==> flow/design.v <==
typedef enum logic [1:0] {
	S_IDLE,
	S_ENABLE_UART_RX,
	S_WAIT_UART_RX,
	S_M1_enable
} top_state_type;
typedef enum logic [4:0] {
	S_M1_IDLE,
	LEAD_IN_0,
	LEAD_IN_1,
	LEAD_IN_2,
	LEAD_IN_3,
	LEAD_IN_4,
	LEAD_IN_5,
	COMM_CASE_1_0,
	COMM_CASE_1_1,
	COMM_CASE_1_2,
	COMM_CASE_1_3,
	COMM_CASE_1_4,
	COMM_CASE_1_5,
	COMM_CASE_2_0,
	COMM_CASE_2_1,
	COMM_CASE_2_2,
	COMM_CASE_2_3,
	COMM_CASE_2_4,
	COMM_CASE_2_5,
	LEAD_OUT_0,
	LEAD_OUT_1,
	LEAD_OUT_2,
	LEAD_OUT_3,
	LEAD_OUT_4,
	LEAD_OUT_5
} M1_state_type;
typedef enum logic [1:0] {
	S_RXC_IDLE,
	S_RXC_SYNC,
	S_RXC_ASSEMBLE_DATA,
	S_RXC_STOP_BIT
} RX_Controller_state_type;
typedef enum logic [2:0] {
	S_US_IDLE,
	S_US_STRIP_FILE_HEADER_1,
	S_US_STRIP_FILE_HEADER_2,
	S_US_START_FIRST_BYTE_RECEIVE,
	S_US_WRITE_FIRST_BYTE,
	S_US_START_SECOND_BYTE_RECEIVE,
	S_US_WRITE_SECOND_BYTE
} UART_SRAM_state_type;
typedef enum logic [3:0] {
	S_VS_WAIT_NEW_PIXEL_ROW,
	S_VS_NEW_PIXEL_ROW_DELAY_1,
	S_VS_NEW_PIXEL_ROW_DELAY_2,
	S_VS_NEW_PIXEL_ROW_DELAY_3,
	S_VS_NEW_PIXEL_ROW_DELAY_4,
	S_VS_NEW_PIXEL_ROW_DELAY_5,
	S_VS_FETCH_PIXEL_DATA_0,
	S_VS_FETCH_PIXEL_DATA_1,
	S_VS_FETCH_PIXEL_DATA_2,
	S_VS_FETCH_PIXEL_DATA_3
} VGA_SRAM_state_type;
`timescale 1ns/100ps
`default_nettype none
module milestone1 (
		input logic clock,                    
		input logic Resetn,
		input logic Enable,
		output	logic [17:0] SRAM_address,
		output 	logic [15:0] SRAM_write_data,
		output	logic SRAM_we_n,
		input		logic [15:0] SRAM_read_data,
		output   logic M1_end
);
logic SRAM_ready;
M1_state_type state;
logic [17:0] U_address; 
logic [17:0] V_address;
logic [17:0] Y_address;
logic [17:0] RGB_address;
logic [63:0] U_values;  
logic [63:0] V_values; 
logic [31:0] Y_values;  
logic [63:0] temp_U;  
logic [63:0] temp_V;  
logic [31:0] temp_prime;  
logic [7:0] Uprime_values;  
logic [7:0] Vprime_values;  
logic [31:0] RGB_values;  
logic [7:0] redo, rede, greeno, greene, blueo, bluee;  
logic [31:0] red_calc, green_calc, blue_calc;  
logic [31:0] Uprime_odd;  
logic [31:0] Vprime_odd;  
logic FC_check;  
logic [7:0] some_counter;  
logic [7:0] pic_end;  
logic [31:0] mult_op1, mult_op2, mult_op3, mult_op4, mult_op5, mult_op6, Mult_result1, Mult_result2, Mult_result3;  
logic [63:0] Mult_result1_long, Mult_result2_long, Mult_result3_long;  
always_ff @(posedge clock or negedge Resetn) begin
	if (~Resetn) begin
		state <= S_M1_IDLE;
		SRAM_address <= 18'h00000;
		SRAM_write_data <= 16'h0000;
		SRAM_we_n <= 1'b1;
		U_address <= 18'd38400; 
		V_address <= 18'd57600;
		Y_address <= 18'h00000;
		RGB_address <= 18'd146944;
		U_values <= 64'b000000;
		V_values <= 64'b000000;
		Y_values <= 32'b00000;
		Uprime_values <= 16'b0000;
		Vprime_values <= 16'b0000;
		Uprime_odd <= 32'b00000;
		Vprime_odd <= 32'b00000;
		RGB_values <= 48'b000000;
		M1_end <= 1'b0;
		some_counter <= 8'b000;
		pic_end <= 8'b000;
		temp_U <= 64'b000000;
		temp_V <= 64'b000000;
		FC_check <= 1'b0;
		end 
		else begin
			case(state)
			S_M1_IDLE: begin
				if (Enable == 1 && pic_end != 240) begin
					U_values <= 64'b000000;
					V_values <= 64'b000000;
					Y_values <= 32'b00000;
					SRAM_we_n <= 1'b1;
					Uprime_values <= 16'b0000;
					Vprime_values <= 16'b0000;
					Uprime_odd <= 32'b00000;
					Vprime_odd <= 32'b00000;
					RGB_values <= 48'b000000;
					some_counter <= 8'h000;
					temp_U <= 64'b000000;
					temp_V <= 64'b000000;
					SRAM_we_n <= 1;
					SRAM_address <= U_address;  
					U_address <= U_address + 1'h1;  
					FC_check <= 1'b0;
					state <= LEAD_IN_0;		
				end
				else  if (pic_end >= 240) begin
					SRAM_we_n <= 1;
					M1_end <= 1'b1;	
				end
			end	
			LEAD_IN_0: begin  
				SRAM_address <= V_address;
				V_address <= V_address + 1'h1;			
				state <= LEAD_IN_1;
			end
			LEAD_IN_1: begin  
				SRAM_address <= Y_address;
				Y_address <= Y_address + 1'h1;		
				state <= LEAD_IN_2;
			end
			LEAD_IN_2: begin  
				SRAM_address <= U_address;
				U_address <= U_address + 1'h1;		
				U_values[63:48] <= SRAM_read_data;  
				state <= LEAD_IN_3;
			end
			LEAD_IN_3: begin  
				SRAM_address <= V_address;
				V_address <= V_address + 1'h1;
				V_values[63:48] <= SRAM_read_data;  
				state <= LEAD_IN_4;
			end
			LEAD_IN_4: begin
				Y_values[31:16] <= SRAM_read_data;  
				state <= LEAD_IN_5;
			end
			LEAD_IN_5:begin  
				U_values[47:32] <= SRAM_read_data;
				state <= COMM_CASE_1_0;			
			end
			COMM_CASE_1_0: begin
				if (FC_check == 0) begin 
					Uprime_values[7:0] <= U_values[63:56];
					Vprime_values[7:0] <= V_values[63:56];
					V_values[47:32] <= SRAM_read_data;
				end else begin
					Uprime_values[7:0] <= U_values[47:40];
					Vprime_values[7:0] <= V_values[47:40];
				end
				Uprime_odd[31:0] <= {{8{temp_prime[31]}},temp_prime[31:8]}; 
				SRAM_we_n <= 1;
				if (some_counter >= 'd156)
					SRAM_address <= U_address;
				else begin
					SRAM_address <= U_address;
					U_address <= U_address + 1'h1;
				end
				state <= COMM_CASE_1_1;
			end
			COMM_CASE_1_1: begin
				Vprime_odd[31:0] <= {{8{temp_prime[31]}},temp_prime[31:8]};
				if (FC_check == 1) begin
					temp_U[63:8] <= U_values[55:0];
					temp_V[63:8] <= V_values[55:0];
				end						
				if (some_counter >= 'd156)
					SRAM_address <= V_address;
				else begin
					SRAM_address <= V_address;
					V_address <= V_address + 1'h1;
				end
				state <= COMM_CASE_1_2;
			end
			COMM_CASE_1_2: begin
				if (FC_check == 1) begin
					U_values[63:0] <= temp_U[63:0];
					V_values[63:0] <= temp_V[63:0];
				end
				RGB_values[31:24] <= rede;  
				RGB_values[23:16] <= bluee;  
				if (some_counter >= 159)
					SRAM_address <= Y_address;
				else begin
					SRAM_address <= Y_address;	
					Y_address <= Y_address + 1'h1;
				end
				state <= COMM_CASE_1_3;				
			end
			COMM_CASE_1_3: begin				
				if (FC_check == 0)
					U_values[31:16] <= SRAM_read_data;
				else
					U_values[23:8] <= SRAM_read_data;
				SRAM_address <= RGB_address;
				RGB_address <= RGB_address + 1'h1;	
				SRAM_we_n <= 0;
				SRAM_write_data <= {{RGB_values[31:24]}, {greene[7:0]}};  
				state <= COMM_CASE_1_4;
			end
			COMM_CASE_1_4: begin
				if (FC_check == 0)
					V_values[31:16] <= SRAM_read_data;
				else
					V_values[23:8] <= SRAM_read_data;
				RGB_values[15:8] <= redo;  
				RGB_values[7:0] <= blueo;  
				SRAM_address <= RGB_address;
				RGB_address <= RGB_address + 1'h1;
				SRAM_write_data <= {{RGB_values[23:16]}, {redo[7:0]}};
				some_counter <= some_counter + 1;
				state <= COMM_CASE_1_5;	
			end
			COMM_CASE_1_5: begin
				Y_values[15:0] <= SRAM_read_data;
				SRAM_write_data <= {{greeno[7:0]}, {RGB_values[7:0]}};
				SRAM_address <= RGB_address;
				RGB_address <= RGB_address + 1'h1;
				if(some_counter == 159)  
					state <= LEAD_OUT_0;	
				else
					state <= COMM_CASE_2_0;
			end
			COMM_CASE_2_0: begin
				if (FC_check == 0) begin
					Uprime_values[7:0] <= U_values[55:48];
					Vprime_values[7:0] <= V_values[55:48];
				end else begin
					Uprime_values[7:0] <= U_values[47:40];
					Vprime_values[7:0] <= V_values[47:40];
				end
				Uprime_odd[31:0] <= {{8{temp_prime[31]}},temp_prime[31:8]};
				SRAM_we_n <= 1;
				SRAM_address <= Y_address;
				Y_address <= Y_address + 1'h1;
				state <= COMM_CASE_2_1;
			end
			COMM_CASE_2_1: begin
				Vprime_odd[31:0] <= {{8{temp_prime[31]}},temp_prime[31:8]}; 
				state <= COMM_CASE_2_2;
			end
			COMM_CASE_2_2: begin
				if (FC_check == 1) begin
					temp_U[63:8] <= U_values[55:0];
					temp_V[63:8] <= V_values[55:0];
				end	
				RGB_values[31:24] <= rede;  
				RGB_values[23:16] <= bluee;  
				state <= COMM_CASE_2_3;
			end
			COMM_CASE_2_3: begin
				if (FC_check == 1) begin
					U_values[63:0] <= temp_U[63:0];
					V_values[63:0] <= temp_V[63:0];
				end	
				Y_values[31:16] <= SRAM_read_data;
				SRAM_address <= RGB_address;
				SRAM_we_n <= 0;
				SRAM_write_data <= {{RGB_values[31:24]}, {greene[7:0]}};  
				RGB_address <= RGB_address + 1'h1;	
				state <= COMM_CASE_2_4;
			end
			COMM_CASE_2_4: begin
				RGB_values[15:8] <= redo;  
				RGB_values[7:0] <= blueo;  
				some_counter <= some_counter + 1;
				SRAM_address <= RGB_address;
				RGB_address <= RGB_address + 1'h1;	
				SRAM_write_data <= {{RGB_values[23:16]}, {redo[7:0]}};
				FC_check <= 1;
				state <= COMM_CASE_2_5;
			end
			COMM_CASE_2_5: begin
				SRAM_address <= RGB_address;
				RGB_address <= RGB_address + 1'h1;	
				SRAM_write_data <= {{greeno[7:0]}, {RGB_values[7:0]}};
				if(some_counter == 159) begin
					state <= LEAD_OUT_0;	
				end
				else
					state <= COMM_CASE_1_0;
			end
			LEAD_OUT_0: begin
				SRAM_we_n <= 1;
				Uprime_values[7:0] <= U_values[47:40];
				Vprime_values[7:0] <= V_values[47:40];		
				Uprime_odd[31:0] <= {{8{temp_prime[31]}},temp_prime[31:8]};
				state <= LEAD_OUT_1;
			end
			LEAD_OUT_1: begin
				Vprime_odd[31:0] <= {{8{temp_prime[31]}},temp_prime[31:8]};
				state <= LEAD_OUT_2;
			end
			LEAD_OUT_2: begin
				RGB_values[31:24] <= rede;  
				RGB_values[23:16] <= bluee;  
				state <= LEAD_OUT_3;
			end
			LEAD_OUT_3: begin
				SRAM_address <= RGB_address;
				SRAM_write_data <= {{RGB_values[31:24]}, {greene[7:0]}};  
				SRAM_we_n <= 0;
				RGB_address <= RGB_address + 1;
				state <= LEAD_OUT_4;
			end
			LEAD_OUT_4: begin
				RGB_values[15:8] <= redo;  
				RGB_values[7:0] <= blueo;  
				FC_check <= 0;
				SRAM_address <= RGB_address;
				SRAM_write_data <= {{RGB_values[23:16]}, {redo[7:0]}};	
				RGB_address <= RGB_address + 1;
				state <= LEAD_OUT_5;
			end
			LEAD_OUT_5: begin
				SRAM_address <= RGB_address;
				SRAM_write_data <= {{greeno[7:0]}, {RGB_values[7:0]}};
				RGB_address <= RGB_address + 1'h1;
				pic_end <= pic_end + 1;
				state <= S_M1_IDLE;
			end
			default: state <= S_M1_IDLE;
			endcase			
end
end
always_comb begin
	mult_op1 = 0;
	mult_op2 = 0;
	mult_op3 = 0;
	mult_op4 = 0;
	mult_op5 = 0;
	mult_op6 = 0;
	case(state)
	COMM_CASE_1_0: begin
	if (FC_check == 0) begin
		mult_op1 = 32'd21;
		mult_op2 = U_values[63:56] + U_values[39:32];
		mult_op3 = -32'd52; 
		mult_op4 = U_values[63:56] + U_values[47:40];
		mult_op5 = 32'd159;
		mult_op6 = U_values[63:56] + U_values[55:48];
	end
	else if (some_counter == 158) begin
		mult_op1 = 32'd21;
		mult_op2 = U_values[63:56] + U_values[39:32];
		mult_op3 = -32'd52; 
		mult_op4 = U_values[55:48] + U_values[39:32];
		mult_op5 = 32'd159;
		mult_op6 = U_values[47:40] + U_values[39:32];
	end
	else begin
		mult_op1 = 32'd21;
		mult_op2 = U_values[63:56] + U_values[23:16];
		mult_op3 = -32'd52; 
		mult_op4 = U_values[55:48] + U_values[31:24];
		mult_op5 = 32'd159;
		mult_op6 = U_values[47:40] + U_values[39:32];
	end
	end
	COMM_CASE_1_1: begin
	if (FC_check == 0) begin
		mult_op1 = 32'd21;
		mult_op2 = V_values[63:56] + V_values[39:32];
		mult_op3 = -32'd52; 
		mult_op4 = V_values[63:56] + V_values[47:40];
		mult_op5 = 32'd159;
		mult_op6 = V_values[63:56] + V_values[55:48];
	end 
	else if (some_counter == 158) begin
		mult_op1 = 32'd21;
		mult_op2 = V_values[63:56] + V_values[39:32];
		mult_op3 = -32'd52; 
		mult_op4 = V_values[55:48] + V_values[39:32];
		mult_op5 = 32'd159;
		mult_op6 = V_values[47:40] + V_values[39:32];
	end
	else begin	
		mult_op1 = 32'd21;
		mult_op2 = V_values[63:56] + V_values[23:16];
		mult_op3 = -32'd52; 
		mult_op4 = V_values[55:48] + V_values[31:24];
		mult_op5 = 32'd159;
		mult_op6 = V_values[47:40] + V_values[39:32];
	end
	end
	COMM_CASE_1_2: begin
		mult_op1 = Y_values[31:24] + (-32'd16);
		mult_op2 = 32'd76284;
		mult_op3 = Vprime_values[7:0] + (-32'd128);
		mult_op4 = 32'd104595;
		mult_op5 = Uprime_values[7:0] + (-32'd128);
		mult_op6 = 32'd132251;
	end
	COMM_CASE_1_3: begin
		mult_op1 = Y_values[31:24] + (-32'd16);
		mult_op2 = 32'd76284;
		mult_op3 = Vprime_values[7:0] + (-32'd128);
		mult_op4 = -32'd53281;
		mult_op5 = Uprime_values[7:0] + (-32'd128);
		mult_op6 = -32'd25624;
	end
	COMM_CASE_1_4: begin
		mult_op1 = Y_values[23:16] + (-32'd16);
		mult_op2 = 32'd76284;
		mult_op3 = Vprime_odd[31:0] + (-32'd128);
		mult_op4 = 32'd104595;
		mult_op5 = Uprime_odd[31:0] + (-32'd128);
		mult_op6 = 32'd132251;
	end
	COMM_CASE_1_5: begin
		mult_op1 = Y_values[23:16] + (-32'd16);
		mult_op2 = 32'd76284;
		mult_op3 = Vprime_odd[31:0] + (-32'd128);
		mult_op4 = -32'd53281;
		mult_op5 = Uprime_odd[31:0] + (-32'd128);
		mult_op6 = -32'd25624;
	end
	COMM_CASE_2_0: begin
	if (FC_check == 0) begin
		mult_op1 = 32'd21;
		mult_op2 = U_values[63:56] + U_values[31:24];
		mult_op3 = -32'd52; 
		mult_op4 = U_values[63:56] + U_values[39:32];
		mult_op5 = 32'd159;
		mult_op6 = U_values[55:48] + U_values[47:40];
	end 
	else if (some_counter == 157) begin
		mult_op1 = 32'd21;
		mult_op2 = U_values[63:56] + U_values[31:24];
		mult_op3 = -32'd52; 
		mult_op4 = U_values[55:48] + U_values[31:24];
		mult_op5 = 32'd159;
		mult_op6 = U_values[47:40] + U_values[39:32];
	end else begin	
		mult_op1 = 32'd21;
		mult_op2 = U_values[63:56] + U_values[23:16];
		mult_op3 = -32'd52; 
		mult_op4 = U_values[55:48] + U_values[31:24];
		mult_op5 = 32'd159;
		mult_op6 = U_values[47:40] + U_values[39:32];
	end
	end
	COMM_CASE_2_1: begin
	if (FC_check == 0) begin
		mult_op1 = 32'd21;
		mult_op2 = V_values[63:56] + V_values[31:24];
		mult_op3 = -32'd52; 
		mult_op4 = V_values[63:56] + V_values[39:32];
		mult_op5 = 32'd159;
		mult_op6 = V_values[55:48] + V_values[47:40];
	end else if (some_counter == 157) begin
		mult_op1 = 32'd21;
		mult_op2 = V_values[63:56] + V_values[31:24];
		mult_op3 = -32'd52; 
		mult_op4 = V_values[55:48] + V_values[31:24];
		mult_op5 = 32'd159;
		mult_op6 = V_values[47:40] + V_values[39:32];
	end else begin	
		mult_op1 = 32'd21;
		mult_op2 = V_values[63:56] + V_values[23:16];
		mult_op3 = -32'd52; 
		mult_op4 = V_values[55:48] + V_values[31:24];
		mult_op5 = 32'd159;
		mult_op6 = V_values[47:40] + V_values[39:32];
	end
	end
	COMM_CASE_2_2: begin
		mult_op1 = Y_values[15:8] + (-32'd16);
		mult_op2 = 32'd76284;
		mult_op3 = Vprime_values[7:0] + (-32'd128);
		mult_op4 = 32'd104595;
		mult_op5 = Uprime_values[7:0] + (-32'd128);
		mult_op6 = 32'd132251;
	end
	COMM_CASE_2_3: begin
		mult_op1 = Y_values[15:8] + (-32'd16);
		mult_op2 = 32'd76284;
		mult_op3 = Vprime_values[7:0] + (-32'd128);
		mult_op4 = -32'd53281;
		mult_op5 = Uprime_values[7:0] + (-32'd128);
		mult_op6 = -32'd25624;
	end
	COMM_CASE_2_4: begin
		mult_op1 = Y_values[7:0] + (-32'd16);
		mult_op2 = 32'd76284;
		mult_op3 = Vprime_odd[31:0] + (-32'd128);
		mult_op4 = 32'd104595;
		mult_op5 = Uprime_odd[31:0] + (-32'd128);
		mult_op6 = 32'd132251;
	end
	COMM_CASE_2_5: begin
		mult_op1 = Y_values[7:0] + (-32'd16);
		mult_op2 = 32'd76284;
		mult_op3 = Vprime_odd[31:0] + (-32'd128);
		mult_op4 = -32'd53281;
		mult_op5 = Uprime_odd[31:0] + (-32'd128);
		mult_op6 = -32'd25624;
	end
	LEAD_OUT_0: begin
		mult_op1 = 32'd21;
		mult_op2 = U_values[63:56] + U_values[47:40];
		mult_op3 = -32'd52; 
		mult_op4 = U_values[55:48] + U_values[47:40];
		mult_op5 = 32'd159;
		mult_op6 = U_values[47:40] + U_values[47:40];
	end
	LEAD_OUT_1: begin
		mult_op1 = 32'd21;
		mult_op2 = V_values[63:56] + V_values[47:40];
		mult_op3 = -32'd52; 
		mult_op4 = V_values[55:48] + V_values[47:40];
		mult_op5 = 32'd159;
		mult_op6 = V_values[47:40] + V_values[47:40];
	end
	LEAD_OUT_2: begin
		mult_op1 = Y_values[15:8] + (-32'd16);
		mult_op2 = 32'd76284;
		mult_op3 = Vprime_values[7:0] + (-32'd128);
		mult_op4 = 32'd104595;
		mult_op5 = Uprime_values[7:0] + (-32'd128);
		mult_op6 = 32'd132251;
	end
	LEAD_OUT_3: begin
		mult_op1 = Y_values[15:8] + (-32'd16);
		mult_op2 = 32'd76284;
		mult_op3 = Vprime_values[7:0] + (-32'd128);
		mult_op4 = -32'd53281;
		mult_op5 = Uprime_values[7:0] + (-32'd128);
		mult_op6 = -32'd25624;
	end
	LEAD_OUT_4: begin
		mult_op1 = Y_values[7:0] + (-32'd16);
		mult_op2 = 32'd76284;
		mult_op3 = Vprime_odd[31:0] + (-32'd128);
		mult_op4 = 32'd104595;
		mult_op5 = Uprime_odd[31:0] + (-32'd128);
		mult_op6 = 32'd132251;
	end
	LEAD_OUT_5: begin
		mult_op1 = Y_values[7:0] + (-32'd16);
		mult_op2 = 32'd76284;
		mult_op3 = Vprime_odd[31:0] + (-32'd128);
		mult_op4 = -32'd53281;
		mult_op5 = Uprime_odd[31:0] + (-32'd128);
		mult_op6 = -32'd25624;
	end
	endcase
end
assign Mult_result1_long = mult_op1* mult_op2;
assign Mult_result2_long = mult_op3* mult_op4;
assign Mult_result3_long = mult_op5* mult_op6;
assign Mult_result1 = Mult_result1_long[31:0];
assign Mult_result2 = Mult_result2_long[31:0];
assign Mult_result3 = Mult_result3_long[31:0];
assign temp_prime[31:0] = Mult_result1 + Mult_result2 + Mult_result3 + 32'd128;
always_comb begin
	red_calc = Mult_result1 + Mult_result2;
	green_calc = Mult_result1 + Mult_result2 + Mult_result3;
	blue_calc = Mult_result1 + Mult_result3;
	if(red_calc[31] == 1) begin
		redo = 8'd0;
		rede = 8'd0;
	end else 
	if(red_calc[30:24] > 0) begin
			redo = 8'd255;
			rede = 8'd255;
	end else begin
		redo = red_calc[23:16];
		rede = red_calc[23:16];
	end
	if(green_calc[31] == 1) begin
		greeno = 8'd0;
		greene = 8'd0;
	end else 
	if(green_calc[30:24] > 0) begin
			greeno = 8'd255;
			greene = 8'd255;
	end else begin
		greeno = green_calc[23:16];
		greene = green_calc[23:16];
	end
	if(blue_calc[31] == 1) begin
		blueo = 8'd0;
		bluee = 8'd0;
	end else 
	if(blue_calc[30:24] > 0) begin
			blueo = 8'd255;
			bluee = 8'd255;
	end else begin
		blueo = blue_calc[23:16];
		bluee = blue_calc[23:16];
	end
end
endmodule
### From RTL to reports: milestone1

Tool output for the design above, in the order of the flow.
Lines are those of the file above, counted from 1.
Cell names lack the library's common part.
A cell with - has no value.

| design | value |
|---|---|
| design top | milestone1 |
| clock input | clock |
| standard-cell library | sky130hd |
| corner | tt_025C_1v80 |

### Word-level counts

Source: Yosys, flattened and elaborated, memories not mapped. Widths are those after wreduce. Registers that Yosys merges into a memory's read port (data or address) are not register bits. Print and check cells do not count.

| operators by class | value |
|---|---|
| multiply operators | 3 |
| add/sub/neg operators | 39 |
| div/mod/pow operators | 0 |
| reduce/logical cells | 81 |
| multiplexer cells | 98 |
| equal/unequal tests | 40 |
| shifts and indexed selects | 0 |
| bitwise gates (word level) | 1 |
| magnitude comparators | 6 |

Operators with widths:

| kind | count |
|---|---|
| multiplier 32 x 32 -> 32 bit | 3 |
| parallel mux 32 bit (select 8 bit) | 2 |
| parallel mux 16 bit (select 3 bit) | 5 |
| parallel mux 56 bit (select 2 bit) | 2 |
| adder 8 x 32 -> 32 bit with constant B | 6 |
| parallel mux 32 bit (select 3 bit) | 2 |
| adder 8 x 8 -> 9 bit | 20 |
| two-way mux 8 bit | 21 |
| two-way mux 56 bit | 3 |
| two-way mux 9 bit | 18 |
| parallel mux 32 bit (select 5 bit) | 1 |
| parallel mux 8 bit (select 3 bit) | 6 |
| parallel mux 32 bit (select 2 bit) | 2 |
| parallel mux 5 bit (select 24 bit) | 1 |
| parallel mux 17 bit (select 7 bit) | 1 |
| parallel mux 18 bit (select 2 bit) | 3 |
| adder 32 bit | 3 |
| two-way mux 16 bit | 6 |
| adder 18 x 1 -> 18 bit with constant B | 5 |
| parallel mux 18 bit (select 5 bit) | 1 |
| two-way mux 18 bit | 5 |
| parallel mux 8 bit (select 2 bit) | 5 |
| adder 32 bit with constant B | 2 |
| parallel mux 16 bit (select 2 bit) | 2 |
| parallel mux 8 bit (select 4 bit) | 2 |
| parallel mux 18 bit (select 3 bit) | 1 |
| equality test 5 bit with constant B | 9 |
| equality test 5 x 4 -> 1 bit with constant B | 8 |

Not listed: further kinds 33, cells in them 123.

| word-level totals | value |
|---|---|
| memories | 0 |
| word width x clocked read ports | 0 |
| output and inout bits | 36 |
| RAM bits | 0 |
| memory bits (read-only) | 0 |
| flip-flop bits (word level) | 498 |
| input bits | 19 |
| word-level cells | 301 |
| latch bits | 0 |

### Depth

Depth = most cells in a row (Yosys ltp): at word level without a register or memory, in the mapped netlist without a sequential cell, where the memories' decode and read muxes count.

| depth | value |
|---|---|
| word-level depth | 11 |
| ABC_AREA | 0 |
| gate-level depth with buffers | 69 |
| gate-level depth less buffers | 67 |

### Synthesis result

The flow's flattened synthesis, as Yosys stat reports it; memories are mapped. The netlist is that of the ABC_AREA named above (0 if unset); the other value can give another one.

| synthesis totals | value |
|---|---|
| cell count | 7261 |
| area of sequential cells | 0.0119815 mm^2 |
| cell area after synthesis | 0.0658369 mm^2 |
| buffer cells | 301 |
| mapped flip-flops | 478 |

Cells by type:

| cell | count | area in all (um^2) |
|---|---|---|
| fa_1 | 941 | 1.88E+04 |
| dfrtp_1 | 462 | 1.16E+04 |
| ha_1 | 582 | 7.28E+03 |
| inv_1 | 1239 | 4650.71 |
| nand2_1 | 856 | 3.21E+03 |
| xnor2_1 | 272 | 2.38E+03 |
| nor2_1 | 492 | 1.85E+03 |
| a21oi_1 | 333 | 1.67E+03 |
| o21ai_0 | 323 | 1616.55 |
| xor2_1 | 122 | 1.07E+03 |
| a22oi_1 | 127 | 953.414 |
| clkbuf_1 | 240 | 900.864 |
| a22o_1 | 90 | 788.256 |
| a21o_1 | 86 | 645.619 |
| dfstp_2 | 16 | 420.403 |
| nand3_1 | 79 | 395.379 |
| o21bai_1 | 51 | 382.867 |
| a222oi_1 | 38 | 380.365 |

Not listed: further types 92, cells in them 912.

### Timing after synthesis

OpenSTA on the mapped netlist: ideal clock, no wires. The path of least setup slack (recovery checks aside). Input and output delay are each 20% of the period. Register names are those of the netlist, which keeps one name where synthesis merged equal registers.

| path post-synthesis | value |
|---|---|
| kind | reg2reg |
| from | register state |
| to | register SRAM_write_data[13] |
| period | 20.0 ns |
| setup time | 0.129 ns |
| time at the first pin | 0.000 ns |
| path slack | 4.404 ns |
| delay of the path | 15.596 ns |
| data arrival time | 15.467 ns |
| path buffers | 7 |
| stages | 64 |
| synthesis period reached | 15.596 ns |

"delay of the path" is the arrival time less input delay plus setup time.
"stages" counts driving pins, that of a launching flip-flop among them; a cell with two outputs on the path counts twice.
"synthesis period reached" = period - worst setup slack (recovery checks aside). The figure is calculated, with input and output delays left at 20% of the set period.
Where an end lacks its bit number, it is one bit of the signal, or one of the new flip-flops if synthesis recoded a state register.
The rows between start and end are the longest chain of elaborated cells between them; the timing report does not say that the signal goes this way. Where chains are equally long, one stands for them.
A line is the first line of the expression or statement that the cell stems from. Yosys adds cells for indexed reads and writes and turns some case tables into memories.
A register here has more assigning lines than the two given.

| on the way, post-synthesis | value |
|---|---|
| cells stage by stage | dfrtp_1 nor4_4 nand2_2 buf_2 buf_1 clkbuf_1 o21ai_0 o31ai_1 and3_1 ha_1 nand2b_1 clkbuf_1 inv_1 fa_1 inv_1 fa_1 inv_1 ha_1 (+28 left out) a21oi_1 o21ai_1 o31ai_1 xnor2_1 ha_1 clkbuf_1 a21o_1 a21o_1 a21oi_1 a21boi_2 a21oi_1 xnor2_2 or4b_1 or4b_1 clkbuf_1 buf_2 o211ai_1 a31oi_1 |
| length of the longest elaborated chain | 10 |
| elaborated cells between the ends (all ways) | 47 |
| classes of those cells | add/sub (2); mul (3); compare (1); eq/ne (18); mux (9); reduce/logical (14) |

Ends and longest elaborated chain, post-synthesis:

| element | line | text |
|---|---|---|
| start: declaration | 74 | `M1_state_type state;` |
| start: assignment | 99 | `state <= S_M1_IDLE;` |
| start: assignment | 142 | `state <= LEAD_IN_0;` |
| equality test 5 bit | 370 | `case(state)` |
| OR reduction 4 bit | - |  |
| parallel mux 32 bit (select 5 bit) | 370 |  |
| multiplier 32 x 32 -> 32 bit | 586 | `assign Mult_result1_long = mult_op1* mult_op2;` |
| adder 32 bit x2 | 595 | `green_calc = Mult_result1 + Mult_result2 + Mult_result3;` |
| greater-than comparator 7 x 1 -> 1 bit | 612 | `if(green_calc[30:24] > 0) begin` |
| two-way mux 8 bit | 612 |  |
| two-way mux 8 bit | 608 | `if(green_calc[31] == 1) begin` |
| parallel mux 16 bit (select 3 bit) | 123 | `case(state)` |
| end: assignment | 235 | `SRAM_write_data <= {{RGB_values[31:24]}, {greene[7:0]}};` |
| end: assignment | 247 | `SRAM_write_data <= {{RGB_values[23:16]}, {redo[7:0]}};` |
| end: declaration | 68 | `output logic [15:0] SRAM_write_data,` |

### Path in the finished layout

From the final timing report of stored run 1: the path of least setup slack in the routed layout; clock arrival at registers is part of the times.

| path after layout | value |
|---|---|
| kind | reg2reg |
| from | register state |
| to | register SRAM_write_data[5] |
| time at the first pin | 0.66 ns |
| data arrival time | 18.55 ns |
| path slack | 13.45 ns |
| stages | 55 |
| path buffers | 2 |
| period | 31.5 ns |
| setup time | 0.13 ns |

Where an end lacks its bit number, it is one bit of the signal, or one of the new flip-flops if synthesis recoded a state register.
The rows between start and end are the longest chain of elaborated cells between them; the timing report does not say that the signal goes this way. Where chains are equally long, one stands for them.
A register here has more assigning lines than the two given.

| on the way, after layout | value |
|---|---|
| cells stage by stage | dfrtp_1 buf_4 or2_2 nor2_4 nand2_1 buf_4 nand2_1 nor2_1 inv_1 fa_1 fa_1 inv_1 ha_1 fa_1 fa_1 inv_1 fa_1 inv_1 (+19 left out) fa_1 inv_1 ha_1 a211oi_1 o21ai_0 o21ai_0 xnor2_1 ha_1 and2_1 nand2_1 o31ai_2 a21boi_2 a21oi_1 xnor2_2 or4b_1 or4b_1 o211ai_1 a31oi_1 |
| length of the longest elaborated chain | 10 |
| elaborated cells between the ends (all ways) | 50 |
| classes of those cells | add/sub (2); mul (3); compare (2); eq/ne (18); mux (11); reduce/logical (14) |

Ends and longest elaborated chain, after layout:

| element | line | text |
|---|---|---|
| start: declaration | 74 | `M1_state_type state;` |
| start: assignment | 99 | `state <= S_M1_IDLE;` |
| start: assignment | 142 | `state <= LEAD_IN_0;` |
| equality test 5 bit | 370 | `case(state)` |
| OR reduction 4 bit | - |  |
| parallel mux 32 bit (select 5 bit) | 370 |  |
| multiplier 32 x 32 -> 32 bit | 586 | `assign Mult_result1_long = mult_op1* mult_op2;` |
| adder 32 bit x2 | 595 | `green_calc = Mult_result1 + Mult_result2 + Mult_result3;` |
| greater-than comparator 7 x 1 -> 1 bit | 612 | `if(green_calc[30:24] > 0) begin` |
| two-way mux 8 bit | 612 |  |
| two-way mux 8 bit | 608 | `if(green_calc[31] == 1) begin` |
| parallel mux 16 bit (select 3 bit) | 123 | `case(state)` |
| end: assignment | 235 | `SRAM_write_data <= {{RGB_values[31:24]}, {greene[7:0]}};` |
| end: assignment | 247 | `SRAM_write_data <= {{RGB_values[23:16]}, {redo[7:0]}};` |
| end: declaration | 68 | `output logic [15:0] SRAM_write_data,` |

milestone1 through Yosys and OpenROAD on sky130hd: 6 stored runs, unordered, with their settings and measured results. The constraints put input and output delay at 20% of the set period each and load the outputs with 0.01 pF.
"period reached" is the run's clock period less its worst setup slack. It is reckoned from that one timing run; input and output delays stay at 20% of the period that was set.
"allowed time less slack (worst setup path)" = time allowed to the worst setup path (clock period - input delay - output delay, where it has them) - its slack; a late launch clock adds to it, a late capture clock takes from it.
By "overall power" is meant OpenSTA's value without simulated activity: inputs other than the clock are taken to toggle once in ten clock periods, and the tool carries that through the logic.
A setting shown as . is not set for that run.
Among the results, . means that no value is shown for the run.

| name | stored run 1 | stored run 2 | stored run 3 | stored run 4 | stored run 5 | stored run 6 |
|---|---|---|---|---|---|---|
| CORE_UTILIZATION | 40 | 49 | 62 | 62 | 62 | 66 |
| period_ns | 31.5 | 10.9 | 29.4 | 20.0 | 20.0 | 20.1 |
| CAP_MARGIN | 20 | 20 | 40 | 20 | 20 | 5 |
| CORE_MARGIN | 2 | 2 | 2 | 2 | 2 | 2 |
| SLEW_MARGIN | 20 | 20 | 20 | 20 | 20 | 30 |
| CELL_PAD_IN_SITES_GLOBAL_PLACEMENT | . | 2 | . | . | . | 0 |
| CORE_ASPECT_RATIO | . | 1.51 | 0.54 | 0.54 | . | 1.74 |
| MIN_ROUTING_LAYER | . | met1 | . | . | . | . |
| PLACE_DENSITY | . | 0.76 | . | . | . | . |
| ABC_AREA | . | . | 1 | . | . | 0 |
| CELL_PAD_IN_SITES_DETAIL_PLACEMENT | . | . | 2 | 2 | . | 1 |
| CTS_CLUSTER_DIAMETER | . | . | 354 | 354 | . | . |
| GPL_ROUTABILITY_DRIVEN | . | . | 1 | . | . | 1 |
| GPL_TIMING_DRIVEN | . | . | 1 | 0 | 0 | . |
| SETUP_SLACK_MARGIN | . | . | 5.0 | . | . | 1.39 |
| HOLD_SLACK_MARGIN | . | . | . | . | . | 0.22 |
| PLACE_DENSITY_LB_ADDON | . | . | . | . | . | 0.14 |
| chip area in the Yosys report (mm^2) | 0.0658369 | 0.0658369 | . | . | 0.0658369 | . |
| total die area (mm^2) | 0.167854 | 0.13737 | . | . | 0.108811 | . |
| std-cell area (final layout) (mm^2) | 0.0707666 | 0.0842521 | . | . | 0.0701598 | . |
| utilization after routing (%) | 43.4 | 63.1 | . | . | 66.6 | . |
| setup slack of the worst path (ns) | 13.454 | -4.495 | . | . | 0.648 | . |
| worst hold slack after layout (ns) | 0.374 | 0.376 | . | . | 0.370 | . |
| overall power (mW) | 1.309 | 3.856 | . | . | 2.006 | . |
| period reached (ns) | 18.046 | 15.395 | . | . | 19.352 | . |
| allowed time less slack (worst setup path) (ns) | 18.05 | 15.39 | . | . | 19.35 | . |
| worst setup path type | reg2reg | reg2reg | . | . | reg2reg | . |

Stored run 3: no results, placement failed with DPL-0033
Stored run 4: no results, placement failed with DPL-0033
Stored run 6: no results, routing failed with GRT-0116
